==> flow/design.v <==
module sig_16_hw #(parameter K=16,DWIDTH=32,EXPONENT_WIDTH=8, BIAS=8'd127)(input [DWIDTH-1:0] x_in,input clk,start,rst,output reg valid, output [DWIDTH-1:0] y_out);
wire [EXPONENT_WIDTH-1:0] exp_wo_bias,exp_wo_bias_1st;									
wire [K-1:0] c_out;
wire [DWIDTH-1:0] rm_data,rm_pos_1,rm_neg_1;
wire [9:0] cmp_ip,c1_in2,c2_in2,c3_in2,c4_in2,c5_in2,c6_in2,c7_in2,c8_in2,c9_in2,c10_in2,c11_in2,c12_in2,c13_in2,c14_in2,c15_in2,c16_in2;			 
wire cmp_op;
reg x_gre_3,x_neg_pos,x_sp_case,x_sp_case_2nd;
reg x_neg_pos_1st,x_neg_pos_2nd;
reg x_gre_3_2nd;
reg ip_adder_ready;
wire x_gre_3_1st;
wire [$clog2(K)-1:0] pe_addr;
wire [1:0] sp_addr;
wire sp_case;
wire [DWIDTH-1:0] sp_data,rm_neg_calculate_data,rm_neg_data;
wire [EXPONENT_WIDTH+4:0] cmp_ip_1st;
wire [DWIDTH-1:0] rm_neg_05,rm_pos_05;
wire valid_sub_1st,valid_sub_2nd;
reg start_ip;
reg [DWIDTH-1:0] x;
parameter IDLE_WAIT=3'd0,START=3'd1,ADD_WAIT=3'd2,WAIT_1=3'd3,WAIT_2=3'd4,DONE=3'd5;
reg [2:0] present_state, next_state;
wire adder_rst;
assign exp_wo_bias_1st= (x[DWIDTH-2:DWIDTH-EXPONENT_WIDTH-1] - BIAS);							 
assign exp_wo_bias= exp_wo_bias_1st[EXPONENT_WIDTH-1]?(~(exp_wo_bias_1st)+1'b1):(exp_wo_bias_1st);		
assign cmp_ip_1st= exp_wo_bias_1st[EXPONENT_WIDTH-1]?({3'b000,{1'b1,x[DWIDTH-EXPONENT_WIDTH-2:DWIDTH-EXPONENT_WIDTH-11]}>>exp_wo_bias}):(({3'b001,x[DWIDTH-EXPONENT_WIDTH-2:DWIDTH-EXPONENT_WIDTH-11]})<<exp_wo_bias);																																																												  
assign cmp_ip = cmp_ip_1st[EXPONENT_WIDTH+4:3];
assign rm_pos_1=32'b00111111100000000000000000000000;
assign rm_neg_1=32'b00000000000000000000000000000000;
assign rm_neg_05=32'b10111111000000000000000000000000;  
assign rm_pos_05=32'b00111111000000000000000000000000;  
assign y_out=(valid)?(x_sp_case)?sp_data:(x_neg_pos)?(~x_gre_3)?rm_neg_data:rm_neg_1:(~x_gre_3)?rm_data:rm_pos_1:32'h00000000;	 
assign c1_in2 = 10'b0000100101;		 
assign c2_in2 = 10'b0001001010;		 
assign c3_in2 = 10'b0001110000;		 
assign c4_in2 = 10'b0010010101;		 
assign c5_in2 = 10'b0010111011;		 
assign c6_in2 = 10'b0011100000;		 
assign c7_in2 = 10'b0100000110;		 
assign c8_in2 = 10'b0100101011;		 
assign c9_in2 = 10'b0101010001;		 
assign c10_in2 = 10'b0101110111;	 
assign c11_in2 = 10'b0110011110;	 
assign c12_in2 = 10'b0111000101;	 
assign c13_in2 = 10'b0111101101;	 
assign c14_in2 = 10'b1000010111;	 
assign c15_in2 = 10'b1001000110;	 
assign c16_in2 = 10'b1010000000;	 
single_float_adder #(.DWIDTH(DWIDTH),.EXPONENT_WIDTH(EXPONENT_WIDTH),.BIAS(BIAS)) subtractor_neg_1st(.a(rm_data[DWIDTH-1:0]),.b(rm_neg_05),.clk(clk),.rst(adder_rst),.ip_ready(ip_adder_ready),.sum(rm_neg_calculate_data),.valid(valid_sub_1st));
single_float_adder #(.DWIDTH(DWIDTH),.EXPONENT_WIDTH(EXPONENT_WIDTH),.BIAS(BIAS)) subtractor_neg_2nd(.a(rm_pos_05),.b({1'b1,rm_neg_calculate_data[DWIDTH-2:0]}),.clk(clk),.rst(adder_rst),.ip_ready(valid_sub_1st),.sum(rm_neg_data),.valid(valid_sub_2nd));
special_cases #(.DWIDTH(DWIDTH),.EXPONENT_WIDTH(EXPONENT_WIDTH),.K_CLUSTER(K)) sp (.sp_case_in(x),.exp_wo_bias_1st(exp_wo_bias_1st),.exp_wo_bias(exp_wo_bias),.sp_case_clk(clk),.sp_case(sp_case),.sp_case_addr(sp_addr),.x_gre_3(x_gre_3_1st));
comparator #(.CWIDTH(10)) c1 (.c_in1(cmp_ip),.c_in2(c1_in2),.c_clk(clk),.c_rst(rst),.c_out(c_out[0]));
comparator #(.CWIDTH(10)) c2 (.c_in1(cmp_ip),.c_in2(c2_in2),.c_clk(clk),.c_rst(rst),.c_out(c_out[1]));		 
comparator #(.CWIDTH(10)) c3 (.c_in1(cmp_ip),.c_in2(c3_in2),.c_clk(clk),.c_rst(rst),.c_out(c_out[2]));
comparator #(.CWIDTH(10)) c4 (.c_in1(cmp_ip),.c_in2(c4_in2),.c_clk(clk),.c_rst(rst),.c_out(c_out[3]));
comparator #(.CWIDTH(10)) c5 (.c_in1(cmp_ip),.c_in2(c5_in2),.c_clk(clk),.c_rst(rst),.c_out(c_out[4]));
comparator #(.CWIDTH(10)) c6 (.c_in1(cmp_ip),.c_in2(c6_in2),.c_clk(clk),.c_rst(rst),.c_out(c_out[5]));
comparator #(.CWIDTH(10)) c7 (.c_in1(cmp_ip),.c_in2(c7_in2),.c_clk(clk),.c_rst(rst),.c_out(c_out[6]));
comparator #(.CWIDTH(10)) c8 (.c_in1(cmp_ip),.c_in2(c8_in2),.c_clk(clk),.c_rst(rst),.c_out(c_out[7]));
comparator #(.CWIDTH(10)) c9 (.c_in1(cmp_ip),.c_in2(c9_in2),.c_clk(clk),.c_rst(rst),.c_out(c_out[8]));
comparator #(.CWIDTH(10)) c10 (.c_in1(cmp_ip),.c_in2(c10_in2),.c_clk(clk),.c_rst(rst),.c_out(c_out[9]));
comparator #(.CWIDTH(10)) c11 (.c_in1(cmp_ip),.c_in2(c11_in2),.c_clk(clk),.c_rst(rst),.c_out(c_out[10]));
comparator #(.CWIDTH(10)) c12 (.c_in1(cmp_ip),.c_in2(c12_in2),.c_clk(clk),.c_rst(rst),.c_out(c_out[11]));
comparator #(.CWIDTH(10)) c13 (.c_in1(cmp_ip),.c_in2(c13_in2),.c_clk(clk),.c_rst(rst),.c_out(c_out[12]));
comparator #(.CWIDTH(10)) c14 (.c_in1(cmp_ip),.c_in2(c14_in2),.c_clk(clk),.c_rst(rst),.c_out(c_out[13]));
comparator #(.CWIDTH(10)) c15 (.c_in1(cmp_ip),.c_in2(c15_in2),.c_clk(clk),.c_rst(rst),.c_out(c_out[14]));
comparator #(.CWIDTH(10)) c16 (.c_in1(cmp_ip),.c_in2(c16_in2),.c_clk(clk),.c_rst(rst),.c_out(c_out[15]));
priority_encoder #(.K_CLUSTER(K)) pe (.pe_in(c_out),.pe_out(pe_addr));		 
mem_rom_data #(.K_CLUSTER(K),.DWIDTH(DWIDTH)) rm (.rm_addr(pe_addr),.rm_clk(clk),.rm_rst(rst),.rm_data(rm_data));		 
mem_rom_sp_case #(.K_CLUSTER(K),.DWIDTH(DWIDTH)) mrsp (.sp_addr(sp_addr),.sp_clk(clk),.sp_case(sp_case),.sp_data(sp_data));
always@(posedge clk)
begin
if(rst)
	begin start_ip<=1'b0;  end
else
	begin  start_ip<=start;
	if(start)
		x<=x_in;
	end
end
always @(posedge clk)
begin
if(rst)
	begin x_neg_pos_1st<=1'b0; end
else
	begin  x_neg_pos_1st<=x[31]; end
end
always @(posedge clk)
begin
if(rst)
	begin  x_neg_pos_2nd<=1'b0;  x_sp_case_2nd<=1'b0; x_gre_3_2nd<=1'b0; end
else
	begin  x_neg_pos_2nd<=x_neg_pos_1st;  x_sp_case_2nd<=sp_case; x_gre_3_2nd<=x_gre_3_1st;  end
end
always @(posedge clk)
begin
if(rst)
	begin x_neg_pos<=1'b0;  x_sp_case<=1'b0; x_gre_3<=1'b0; end
else
	begin x_neg_pos<=x_neg_pos_2nd; x_sp_case<=x_sp_case_2nd; x_gre_3<=x_gre_3_2nd;end
end
always@(*)
begin
if(rst)
	ip_adder_ready=1'b0;
else
	ip_adder_ready=(present_state==START && start_ip)?(x_sp_case)?0:(x_neg_pos)?(~x_gre_3)?1:0:0:0 ;
end
always @(posedge clk)
begin
if(rst)
	present_state<=0;
else
	present_state<=next_state;
end
assign adder_rst = rst | (present_state==IDLE_WAIT);	 
always @(*)
begin
	case(present_state)
	IDLE_WAIT:begin if(start_ip) begin valid=0; next_state=WAIT_1; end
					else begin valid=0; next_state=IDLE_WAIT; end
			end
	WAIT_1:begin if(!start_ip) begin valid=0; next_state=IDLE_WAIT; end
				else begin valid=0; next_state=WAIT_2; end
		end
	WAIT_2:begin if(!start_ip) begin valid=0; next_state=IDLE_WAIT; end
				else begin valid=0; next_state=START; end
		end
	START:begin if(!start_ip) begin valid=0; next_state=IDLE_WAIT; end
				else if(x_sp_case) begin valid=1; next_state=DONE; end
				else if(x_gre_3) begin valid=1; next_state=DONE; end
				else if(!x_neg_pos) begin valid=1; next_state=DONE; end
				else begin valid=0; next_state=ADD_WAIT; end
		end
	ADD_WAIT:begin if(!start_ip) begin valid=0; next_state=IDLE_WAIT; end
			else if(valid_sub_2nd)begin valid=1; next_state=DONE; end
			else begin valid=0; next_state=ADD_WAIT; end
		end
	DONE:begin if(!start_ip) begin valid=0; next_state=IDLE_WAIT; end
			else begin valid=0; next_state=DONE; end
		end
	default:begin valid=0; next_state=IDLE_WAIT; end
	endcase
end
endmodule
module comparator #(parameter CWIDTH=6)(input [CWIDTH-1:0] c_in1,c_in2, input c_clk,c_rst, output reg c_out);
always @ (posedge c_clk)
begin
if(c_rst)
	c_out <= 0;
else if(c_in1<c_in2)						 
	c_out <= 1;
else
	c_out <= 0;
end
endmodule
module priority_encoder #(parameter K_CLUSTER=4)(input [K_CLUSTER-1:0] pe_in, output reg [$clog2(K_CLUSTER)-1:0] pe_out);
always@(*)
begin
casex(pe_in)
	16'bxxxxxxxxxxxxxxx1: pe_out=4'b0000;
	16'bxxxxxxxxxxxxxx10: pe_out=4'b0001;					 
	16'bxxxxxxxxxxxxx100: pe_out=4'b0010;
	16'bxxxxxxxxxxxx1000: pe_out=4'b0011;
	16'bxxxxxxxxxxx10000: pe_out=4'b0100;	
	16'bxxxxxxxxxx100000: pe_out=4'b0101;
	16'bxxxxxxxxx1000000: pe_out=4'b0110;
	16'bxxxxxxxx10000000: pe_out=4'b0111;
	16'bxxxxxxx100000000: pe_out=4'b1000;
	16'bxxxxxx1000000000: pe_out=4'b1001;
	16'bxxxxx10000000000: pe_out=4'b1010;
	16'bxxxx100000000000: pe_out=4'b1011;
	16'bxxx1000000000000: pe_out=4'b1100;
	16'bxx10000000000000: pe_out=4'b1101;
	16'bx100000000000000: pe_out=4'b1110;
	16'b1000000000000000: pe_out=4'b1111;
	default: pe_out=4'b1111;
endcase
end
endmodule
module mem_rom_data #(parameter K_CLUSTER=4,DWIDTH=32)(input [$clog2(K_CLUSTER)-1:0] rm_addr, input rm_clk, rm_rst, output reg [DWIDTH-1:0] rm_data);
	always @(posedge rm_clk)
	begin
	if(rm_rst)
		rm_data <= 0;
	else
		case(rm_addr)
			4'b0000: rm_data<=32'b00111111000010010101010010101110;	 
			4'b0001: rm_data<=32'b00111111000110111001100100011001;	 
			4'b0010: rm_data<=32'b00111111001011001100000001001101;	 
			4'b0011: rm_data<=32'b00111111001111000011111000101001;	 
			4'b0100: rm_data<=32'b00111111010010011100000101100000;	 
			4'b0101: rm_data<=32'b00111111010101010011000101000100;	 
			4'b0110: rm_data<=32'b00111111010111101010000111110000;	 
			4'b0111: rm_data<=32'b00111111011001100100001111001001;	 
			4'b1000: rm_data<=32'b00111111011011000101010010111110;  
			4'b1001: rm_data<=32'b00111111011100010001011000000000;  
			4'b1010: rm_data<=32'b00111111011101001100010101111000;  
			4'b1011: rm_data<=32'b00111111011101111001101100001010;  
			4'b1100: rm_data<=32'b00111111011110011100011110101001;  
			4'b1101: rm_data<=32'b00111111011110110111010100110001;  
			4'b1110: rm_data<=32'b00111111011111001100011010001000;  
			4'b1111: rm_data<=32'b00111111011111011101011101101100;  
		endcase
	end
endmodule
module special_cases #(parameter DWIDTH=32,EXPONENT_WIDTH=8,K_CLUSTER=4)(input [DWIDTH-1:0] sp_case_in,input [EXPONENT_WIDTH-1:0] exp_wo_bias,exp_wo_bias_1st,input sp_case_clk, output reg [1:0] sp_case_addr, output reg sp_case,x_gre_3);
always@(posedge sp_case_clk)
begin
if(sp_case_in[DWIDTH-2:DWIDTH-EXPONENT_WIDTH-1]==0 && sp_case_in[DWIDTH-EXPONENT_WIDTH-2:0]==0)
	begin
	x_gre_3<=0;
	sp_case<=1; 							 
	sp_case_addr<=2'b00;
	end
else if(sp_case_in[DWIDTH-2:DWIDTH-EXPONENT_WIDTH-1]==255 && sp_case_in[DWIDTH-EXPONENT_WIDTH-2:0]==0 && sp_case_in[DWIDTH-1]==0)
	begin
	x_gre_3<=0;
	sp_case<=1;							 
	sp_case_addr<=2'b01;
	end
else if(sp_case_in[DWIDTH-2:DWIDTH-EXPONENT_WIDTH-1]==255 && sp_case_in[DWIDTH-EXPONENT_WIDTH-2:0]==0 && sp_case_in[DWIDTH-1]==1)
	begin
	x_gre_3<=0;
	sp_case<=1;							 
	sp_case_addr<=2'b10;
	end
else if(sp_case_in[DWIDTH-2:DWIDTH-EXPONENT_WIDTH-1]==0 && sp_case_in[DWIDTH-EXPONENT_WIDTH-2:0]!=0)	
	begin
	x_gre_3<=0;
	sp_case<=1;							 
	sp_case_addr<=2'b00;
	end
else if(sp_case_in[DWIDTH-2:DWIDTH-EXPONENT_WIDTH-1]==255 && sp_case_in[DWIDTH-EXPONENT_WIDTH-2:0]!=0)
	begin
	x_gre_3<=0;
	sp_case<=1;							 
	sp_case_addr<=2'b11;
	end	
else if(exp_wo_bias_1st[EXPONENT_WIDTH-1]==1)
	begin
	x_gre_3<=0;
	sp_case<=0;
	sp_case_addr<=2'b00;
	end
else if(exp_wo_bias==2 && sp_case_in[DWIDTH-EXPONENT_WIDTH-2:0]>=2097152  || exp_wo_bias>=3)	 
	begin																	 
	x_gre_3<=1;
	sp_case<=0;
	sp_case_addr<=2'b00;
	end
else 
	begin
	x_gre_3<=0;
	sp_case<=0;
	sp_case_addr<=2'b00;
	end
end
endmodule
module mem_rom_sp_case #(parameter K_CLUSTER=4,DWIDTH=32)(input [1:0] sp_addr, input sp_clk, sp_case, output reg [DWIDTH-1:0] sp_data);
	always @(posedge sp_clk)
	begin
	if(!sp_case)
		sp_data <= 0;						 
	else
		case(sp_addr)
			2'b00: sp_data<=32'b00111111000000000000000000000000;				 
			2'b01: sp_data<=32'b00111111100000000000000000000000;				 
			2'b10: sp_data<=32'b00000000000000000000000000000000;				 
			2'b11: sp_data<=32'h7fc00000;				 
		endcase
	end
endmodule
module single_float_adder #(parameter DWIDTH=32,EXPONENT_WIDTH=8,BIAS=8'd127)(input [DWIDTH-1:0]a,b,input ip_ready,rst,clk,output reg valid, output [DWIDTH-1:0]sum);
reg a_sign,b_sign;
reg [EXPONENT_WIDTH-1:0] a_exp,b_exp;
reg [DWIDTH-EXPONENT_WIDTH-1:0] a_mantissa,b_mantissa;	 
reg [EXPONENT_WIDTH:0] sub_exp;
reg [EXPONENT_WIDTH-1:0] abs_diff;
reg [DWIDTH-EXPONENT_WIDTH:0] sum_mantissa_add_sub;					
reg [DWIDTH-EXPONENT_WIDTH-1:0] a_mantissa_shift,b_mantissa_shift;	 
reg final_sign,next_sign;															
reg [EXPONENT_WIDTH-1:0] final_exp,next_exp;
reg [DWIDTH-EXPONENT_WIDTH:0] final_mantissa,next_mantissa;
reg valid_sig;
reg [1:0] PS,NS;
parameter IDLE=2'b00;
parameter ADD=2'b01;
parameter NORMALIZE=2'b10;
wire sub_borrow,sum_carry;
assign sum= {final_sign,final_exp,final_mantissa[22:0]};
assign sub_borrow = sum_mantissa_add_sub[24] & (a_sign ^ b_sign);	 
assign sum_carry = final_mantissa[24] & !(a_sign^b_sign);
always@(posedge clk)
begin
	if(PS==IDLE)
		begin
		a_sign<=a[DWIDTH-1];
		b_sign<=b[DWIDTH-1];
		a_exp<=a[DWIDTH-2:DWIDTH-EXPONENT_WIDTH-1];			 
		b_exp<=b[DWIDTH-2:DWIDTH-EXPONENT_WIDTH-1];
		a_mantissa<={1'b1,a[DWIDTH-EXPONENT_WIDTH-2:0]};
		b_mantissa<={1'b1,b[DWIDTH-EXPONENT_WIDTH-2:0]};
		end
end
always@(posedge clk)
begin
	if(rst)
		begin
			final_exp<=0;
			final_sign<=0;
			final_mantissa<=0;
			valid<=0;
			PS<= 0;
		end
	else
		begin
			PS<=NS;
			final_exp<= next_exp;
			final_sign <= next_sign;
			final_mantissa<= next_mantissa;
			valid <= valid_sig;
		end
end
always @(*)
begin
sub_exp=0;
abs_diff=0;
a_mantissa_shift=0;
b_mantissa_shift=0;
next_exp=0;
sum_mantissa_add_sub=0;
next_mantissa=0;
next_sign=0;
valid_sig=0;
NS=IDLE;
case(PS)
IDLE:begin
		valid_sig=0;
		NS=(ip_ready)?ADD:IDLE;
	end
ADD:begin
		sub_exp =  a_exp-b_exp;				 
		abs_diff = sub_exp[EXPONENT_WIDTH]?~(sub_exp[EXPONENT_WIDTH-1:0])+1'b1:sub_exp[EXPONENT_WIDTH-1:0];	 
		a_mantissa_shift = sub_exp[EXPONENT_WIDTH]?a_mantissa >> abs_diff: a_mantissa;		 
		b_mantissa_shift = sub_exp[EXPONENT_WIDTH]?b_mantissa : b_mantissa >> abs_diff;
		next_exp = sub_exp[EXPONENT_WIDTH] ? b_exp:a_exp;			 
		sum_mantissa_add_sub=!(a_sign^b_sign)?a_mantissa_shift+b_mantissa_shift:(a_sign)?b_mantissa_shift-a_mantissa_shift:(b_sign)?a_mantissa_shift-b_mantissa_shift:0;  
		next_mantissa=(sub_borrow) ? ~(sum_mantissa_add_sub)+1'b1 : sum_mantissa_add_sub;	 
		next_sign = ((a_sign & b_sign) || sub_borrow);	 
		valid_sig=0;
		NS=NORMALIZE;
	end
NORMALIZE:begin
			next_exp= final_mantissa[23]? final_exp:(sum_carry)? final_exp+1'b1:final_exp-1'b1;
			next_mantissa=final_mantissa[23]?final_mantissa:(sum_carry)?final_mantissa>>1:final_mantissa<<1;
			valid_sig=final_mantissa[23]?1:0;
			NS = final_mantissa[23]?IDLE:NORMALIZE;
		end
default:begin
		valid_sig=0;
		NS=IDLE;
	end
endcase
end
endmodule
# From RTL to reports: sig_16_hw
# Tool output for the design above, in the order of the flow.
# Line numbers count from 1 in the design file above.
# The mark n/a stands for no value.
# design
design	sig_16_hw
clock	clk
lib	sky130hd
lib_corner	tt_025C_1v80

# After elaboration
# Yosys after proc, flatten, opt, wreduce and memory -nomap, before mapping. Memory bits, and registers merged into a memory's read port (data or address), are not among the register bits. Print and check cells are not counted. Equal cells are merged and count once.
# Memory sizes are those after Yosys's memory passes, which may raise the word count (mostly to a power of two), join words into wider ones and drop unused or constant bits.
# word_totals
regBits	261
latch_bits	0
mem_bits_rw	0
rom_bits	368
clocked_rd_ports_x_width	23
n_memories	1
in_bits	35
# op_classes
add_sub_neg	14
n_mul	0
n_div	0
compare	17
eq_ne	30
shifts	6
n_mux	84
bitwise	14
n_reduce_logical	23
# memory_table
name	size	width	read_ports	write_ports	line	source
(no name shown)	16	23	1	0	187	case(rm_addr)
# op_table
op	count
two-way mux 24 bit	7
two-way mux 32 bit	5
case mux 32 bit (select 4 bit)	1
two-way mux 25 bit	5
less-than comparator 10 x 9 -> 1 bit with constant B	7
two-way mux 8 bit	8
case mux 4 bit (select 15 bit)	1
subtractor 24 x 24 -> 25 bit	2
case mux 25 bit (select 2 bit)	1
right shift 24 x 8 -> 24 bit	2
right shift 24 x 8 -> 24 bit with constant A	2
case mux 24 bit (select 2 bit)	1
two-way mux 1 bit	34
adder 8 x 1 -> 8 bit with constant B	4
case mux 8 bit (select 2 bit)	2
less-than comparator 10 x 8 -> 1 bit with constant B	3
adder 24 x 24 -> 25 bit	1
adder 25 x 1 -> 25 bit with constant B	1
NOT 25 bit	1
adder 24 x 1 -> 24 bit with constant B	1
NOT 24 bit	1
NOT 8 bit	3
two-way mux 3 bit	8
greater-or-equal comparator 23 x 22 -> 1 bit with constant B	1
logical NOT 23 bit	1
nonzero test 23 bit	1
less-than comparator 10 bit with constant B	2
less-than comparator 10 x 7 -> 1 bit with constant B	2
# Other operator kinds: 44; their cells: 80.

# Longest topological paths
# Depth = most cells in a row (Yosys ltp): at word level without a register or memory, in the mapped netlist without a sequential cell, where the memories' decode and read muxes count.
# logic_depth
depth_word	12
abc_area	1
ltp_mapped	46

# Synthesis result
# Yosys stat after the flow's synthesis: flattened, memories mapped to cells. It holds for the ABC_AREA given above (unset counts as 0); a run with the other value may have another netlist.
# synth_totals
stdcells	2297
area_mm2	0.0155024
flip_flops	220
buf_cells	87
# types
cell_type	count	area_total_um2
sky130_fd_sc_hd__dfxtp_1	133	2.66E+03
sky130_fd_sc_hd__edfxtp_1	87	2.61E+03
sky130_fd_sc_hd__nand2_1	600	2252.16
sky130_fd_sc_hd__nand3_1	263	1.32E+03
sky130_fd_sc_hd__nor2_1	274	1.03E+03
sky130_fd_sc_hd__inv_1	197	739.459
sky130_fd_sc_hd__a21oi_1	125	625.6
sky130_fd_sc_hd__ha_1	49	613.088
sky130_fd_sc_hd__o21ai_0	122	610.586
sky130_fd_sc_hd__xor2_1	34	297.786
sky130_fd_sc_hd__nor3_1	46	230.221
sky130_fd_sc_hd__clkbuf_1	55	206.448
sky130_fd_sc_hd__nand4_1	29	181.424
sky130_fd_sc_hd__nand2_2	20	125.12
sky130_fd_sc_hd__o21ai_1	25	125.12
sky130_fd_sc_hd__nor2_4	10	112.608
sky130_fd_sc_hd__nand3b_1	14	105.101
sky130_fd_sc_hd__buf_6	9	101.347
# Other cell types: 43; their cells: 205.

# Path before layout
# Source: OpenSTA report_checks on the synthesized netlist (no wires, ideal clock, input and output delay 20% of the period each), path of least setup slack; recovery checks are left aside. Register names are those of the netlist, which keeps one name where synthesis merged equal registers.
# synth_timing
kind	register to register
start	reg subtractor_neg_2nd.b_exp[0]
end	reg subtractor_neg_2nd.final_mantissa[20]
tclk_ns	10.0
setup_time_ns	0.112
arrival_time_ns	5.233
required_ns	9.888
path_slack_ns	4.654
delay_ns	5.345
stages	43
period_less_setup_slack_ns	5.346
# "delay_ns" is the arrival time less input delay plus setup time.
# "stages" counts driving pins, that of a launching flip-flop among them; a cell with two outputs on the path counts twice.
# "period_less_setup_slack_ns" is the clock period less the worst setup slack; recovery checks do not enter. This is arithmetic on one report: input and output delays are still those of the set period (20% each).
# Between the ends stands the longest chain of elaborated cells between them, by number of cells; it is not shown to be the way that was timed. Of several equally long chains one is given.
# A line is the first line of the expression or statement that the cell stems from. Yosys adds cells for indexed reads and writes and turns some case tables into memories.
# synth_via
cell_sequence	sky130_fd_sc_hd__edfxtp_1 > sky130_fd_sc_hd__buf_6 > sky130_fd_sc_hd__inv_4 > sky130_fd_sc_hd__clkbuf_1 > sky130_fd_sc_hd__ha_1 > sky130_fd_sc_hd__nor2_1 > sky130_fd_sc_hd__nand2_1 > sky130_fd_sc_hd__nor3_2 > sky130_fd_sc_hd__nand3_1 > sky130_fd_sc_hd__nand3_1 > sky130_fd_sc_hd__nand2_2 > sky130_fd_sc_hd__a21oi_2 > sky130_fd_sc_hd__buf_2 > sky130_fd_sc_hd__o21ai_1 > sky130_fd_sc_hd__nand2_1 > sky130_fd_sc_hd__nand2_1 > sky130_fd_sc_hd__nand2_1 > sky130_fd_sc_hd__nand3_1 > [7 not listed] > sky130_fd_sc_hd__nand2_1 > sky130_fd_sc_hd__o21ai_1 > sky130_fd_sc_hd__inv_1 > sky130_fd_sc_hd__nand2_1 > sky130_fd_sc_hd__nand2_1 > sky130_fd_sc_hd__a21oi_1 > sky130_fd_sc_hd__xor2_1 > sky130_fd_sc_hd__nand2_1 > sky130_fd_sc_hd__nor3_2 > sky130_fd_sc_hd__nand4_1 > sky130_fd_sc_hd__clkinv_1 > sky130_fd_sc_hd__nand2_1 > sky130_fd_sc_hd__nand2_1 > sky130_fd_sc_hd__nand2_1 > sky130_fd_sc_hd__nand3_1 > sky130_fd_sc_hd__nand2_1 > sky130_fd_sc_hd__nand2_1 > sky130_fd_sc_hd__nand2_1
elab_chain_cells	11
# synth_rtl
item	line	source
from (decl)	276	reg [EXPONENT_WIDTH-1:0] a_exp,b_exp;
from (assign)	301	b_exp<=b[DWIDTH-2:DWIDTH-EXPONENT_WIDTH-1];
subtractor 7 x 8 -> 9 bit	343	sub_exp = a_exp-b_exp;
NOT 8 bit	344	abs_diff = sub_exp[EXPONENT_WIDTH]?~(sub_exp[EXPONENT_WIDTH-1:0])+1'b1:sub_exp[EXPONENT_WIDTH-1:0];
adder 8 x 1 -> 8 bit	344
two-way mux 8 bit	344
right shift 24 x 8 -> 24 bit	345	a_mantissa_shift = sub_exp[EXPONENT_WIDTH]?a_mantissa >> abs_diff: a_mantissa;
two-way mux 24 bit	345
subtractor 24 x 24 -> 25 bit	348	sum_mantissa_add_sub=!(a_sign^b_sign)?a_mantissa_shift+b_mantissa_shift:(a_sign)?b_mantissa_shift-a_mantissa_s ...
NOT 24 bit	349	next_mantissa=(sub_borrow) ? ~(sum_mantissa_add_sub)+1'b1 : sum_mantissa_add_sub;
adder 24 x 1 -> 24 bit	349
two-way mux 24 bit	349
case mux 24 bit (select 2 bit)	337	case(PS)
to (assign)	312	final_mantissa<=0;
to (assign)	321	final_mantissa<= next_mantissa;
to (decl)	284	reg [DWIDTH-EXPONENT_WIDTH:0] final_mantissa,next_mantissa;

# Path in the finished layout
# Path of least setup slack in the final report of run 1 (OpenROAD, finished layout, wires in). Where an end is a register, its clock arrival counts in the times.
# layout_timing
kind	register to register
start	reg subtractor_neg_2nd.b_exp[0]
end	reg subtractor_neg_2nd.final_mantissa[5]
tclk_ns	10.0
setup_time_ns	0.11
arrival_time_ns	8.73
required_ns	10.47
path_slack_ns	1.74
stages	36
# Between the ends stands the longest chain of elaborated cells between them, by number of cells; it is not shown to be the way that was timed. Of several equally long chains one is given.
# layout_via
cell_sequence	sky130_fd_sc_hd__edfxtp_1 > sky130_fd_sc_hd__ha_1 > sky130_fd_sc_hd__nand3_1 > sky130_fd_sc_hd__nand2_1 > sky130_fd_sc_hd__nand2_4 > sky130_fd_sc_hd__inv_2 > sky130_fd_sc_hd__nand3b_1 > sky130_fd_sc_hd__a21oi_4 > sky130_fd_sc_hd__o21ai_1 > sky130_fd_sc_hd__nand2_1 > sky130_fd_sc_hd__nand2_1 > sky130_fd_sc_hd__nand2_1 > sky130_fd_sc_hd__nand3_1 > sky130_fd_sc_hd__a21oi_1 > sky130_fd_sc_hd__nand3_1 > sky130_fd_sc_hd__nand2_1 > sky130_fd_sc_hd__ha_1 > sky130_fd_sc_hd__inv_1 > sky130_fd_sc_hd__fa_1 > sky130_fd_sc_hd__nand2_1 > sky130_fd_sc_hd__nand2_1 > sky130_fd_sc_hd__o21ai_1 > sky130_fd_sc_hd__o21ai_0 > sky130_fd_sc_hd__nand3_1 > sky130_fd_sc_hd__nand3_1 > sky130_fd_sc_hd__nand2_1 > sky130_fd_sc_hd__nand4_1 > sky130_fd_sc_hd__nand2_1 > sky130_fd_sc_hd__buf_4 > sky130_fd_sc_hd__nand2_1 > sky130_fd_sc_hd__inv_1 > sky130_fd_sc_hd__nand2_1 > sky130_fd_sc_hd__nand2_1 > sky130_fd_sc_hd__nand3_1 > sky130_fd_sc_hd__nand2_1 > sky130_fd_sc_hd__nand2_1
elab_chain_cells	11
# layout_rtl
item	line	source
from (decl)	276	reg [EXPONENT_WIDTH-1:0] a_exp,b_exp;
from (assign)	301	b_exp<=b[DWIDTH-2:DWIDTH-EXPONENT_WIDTH-1];
subtractor 7 x 8 -> 9 bit	343	sub_exp = a_exp-b_exp;
NOT 8 bit	344	abs_diff = sub_exp[EXPONENT_WIDTH]?~(sub_exp[EXPONENT_WIDTH-1:0])+1'b1:sub_exp[EXPONENT_WIDTH-1:0];
adder 8 x 1 -> 8 bit	344
two-way mux 8 bit	344
right shift 24 x 8 -> 24 bit	345	a_mantissa_shift = sub_exp[EXPONENT_WIDTH]?a_mantissa >> abs_diff: a_mantissa;
two-way mux 24 bit	345
subtractor 24 x 24 -> 25 bit	348	sum_mantissa_add_sub=!(a_sign^b_sign)?a_mantissa_shift+b_mantissa_shift:(a_sign)?b_mantissa_shift-a_mantissa_s ...
NOT 24 bit	349	next_mantissa=(sub_borrow) ? ~(sum_mantissa_add_sub)+1'b1 : sum_mantissa_add_sub;
adder 24 x 1 -> 24 bit	349
two-way mux 24 bit	349
case mux 24 bit (select 2 bit)	337	case(PS)
to (assign)	312	final_mantissa<=0;
to (assign)	321	final_mantissa<= next_mantissa;
to (decl)	284	reg [DWIDTH-EXPONENT_WIDTH:0] final_mantissa,next_mantissa;

# sig_16_hw through Yosys and OpenROAD on sky130hd: 4 stored runs, unordered, with their settings and measured results. The constraints put input and output delay at 20% of the set period each and load the outputs with 0.01 pF.
# "achieved_clock_period_ns" is the run's clock period less its worst setup slack. It is reckoned from that one timing run; input and output delays stay at 20% of the period that was set.
# "critical_path_time_ns" is the time allowed to the run's worst setup path (the clock period less input and output delay, where it has them) less its slack. Clock arrival times count: a late capture clock shortens it, a late launch clock lengthens it.
# "totalPower_w": no workload was simulated; the value follows from the tool's default switching activity.
# Among the settings, n/a means not set for that run.
name,run 1,run 2,run 3,run 4
ABC_AREA,1,0,n/a,n/a
CAP_MARGIN,0,20,20,20
CELL_PAD_IN_SITES_DETAIL_PLACEMENT,2,n/a,n/a,n/a
CELL_PAD_IN_SITES_GLOBAL_PLACEMENT,2,n/a,n/a,n/a
CORE_UTILIZATION,40,40,40,21
GPL_ROUTABILITY_DRIVEN,0,0,n/a,0
MAX_ROUTING_LAYER,met4,met4,n/a,met5
MIN_ROUTING_LAYER,met2,n/a,n/a,met1
PLACE_DENSITY_LB_ADDON,0.24,0.17,n/a,0.02
SETUP_SLACK_MARGIN,0.27,2.48,-0.7,-0.13
SLEW_MARGIN,25,20,20,20
period_ns,10.0,10.0,7.91,6.39
CORE_MARGIN,2,2,2,2
CTS_CLUSTER_DIAMETER,n/a,191,n/a,110
GPL_TIMING_DRIVEN,n/a,0,n/a,1
PLACE_DENSITY,n/a,n/a,0.6,n/a
CORE_ASPECT_RATIO,n/a,n/a,n/a,0.56
TNS_END_PERCENT,n/a,n/a,n/a,95
design_die_area_mm2,0.0403467,0.0401702,0.0401702,0.0757692
finish.stdcell_area_mm2,0.0174305,0.017677,0.0172553,0.0187042
synthArea_mm2,0.0155024,0.0154336,0.0154336,0.0154336
totalPower_w,0.002758,0.002306,0.002783,0.003682
final_setup_ws_ns,1.737,2.928,1.176,0.270
post_route_util_frac,0.453,0.467,0.456,0.257
total_negative_slack_ns,0.000,0.000,0.000,0.000
achieved_clock_period_ns,8.263,7.072,6.734,6.120
critical_path_time_ns,8.26,7.07,6.73,6.12
critical_path_type,register to register,register to register,register to register,register to register
ws_hold_ns,0.440,0.434,0.427,0.431
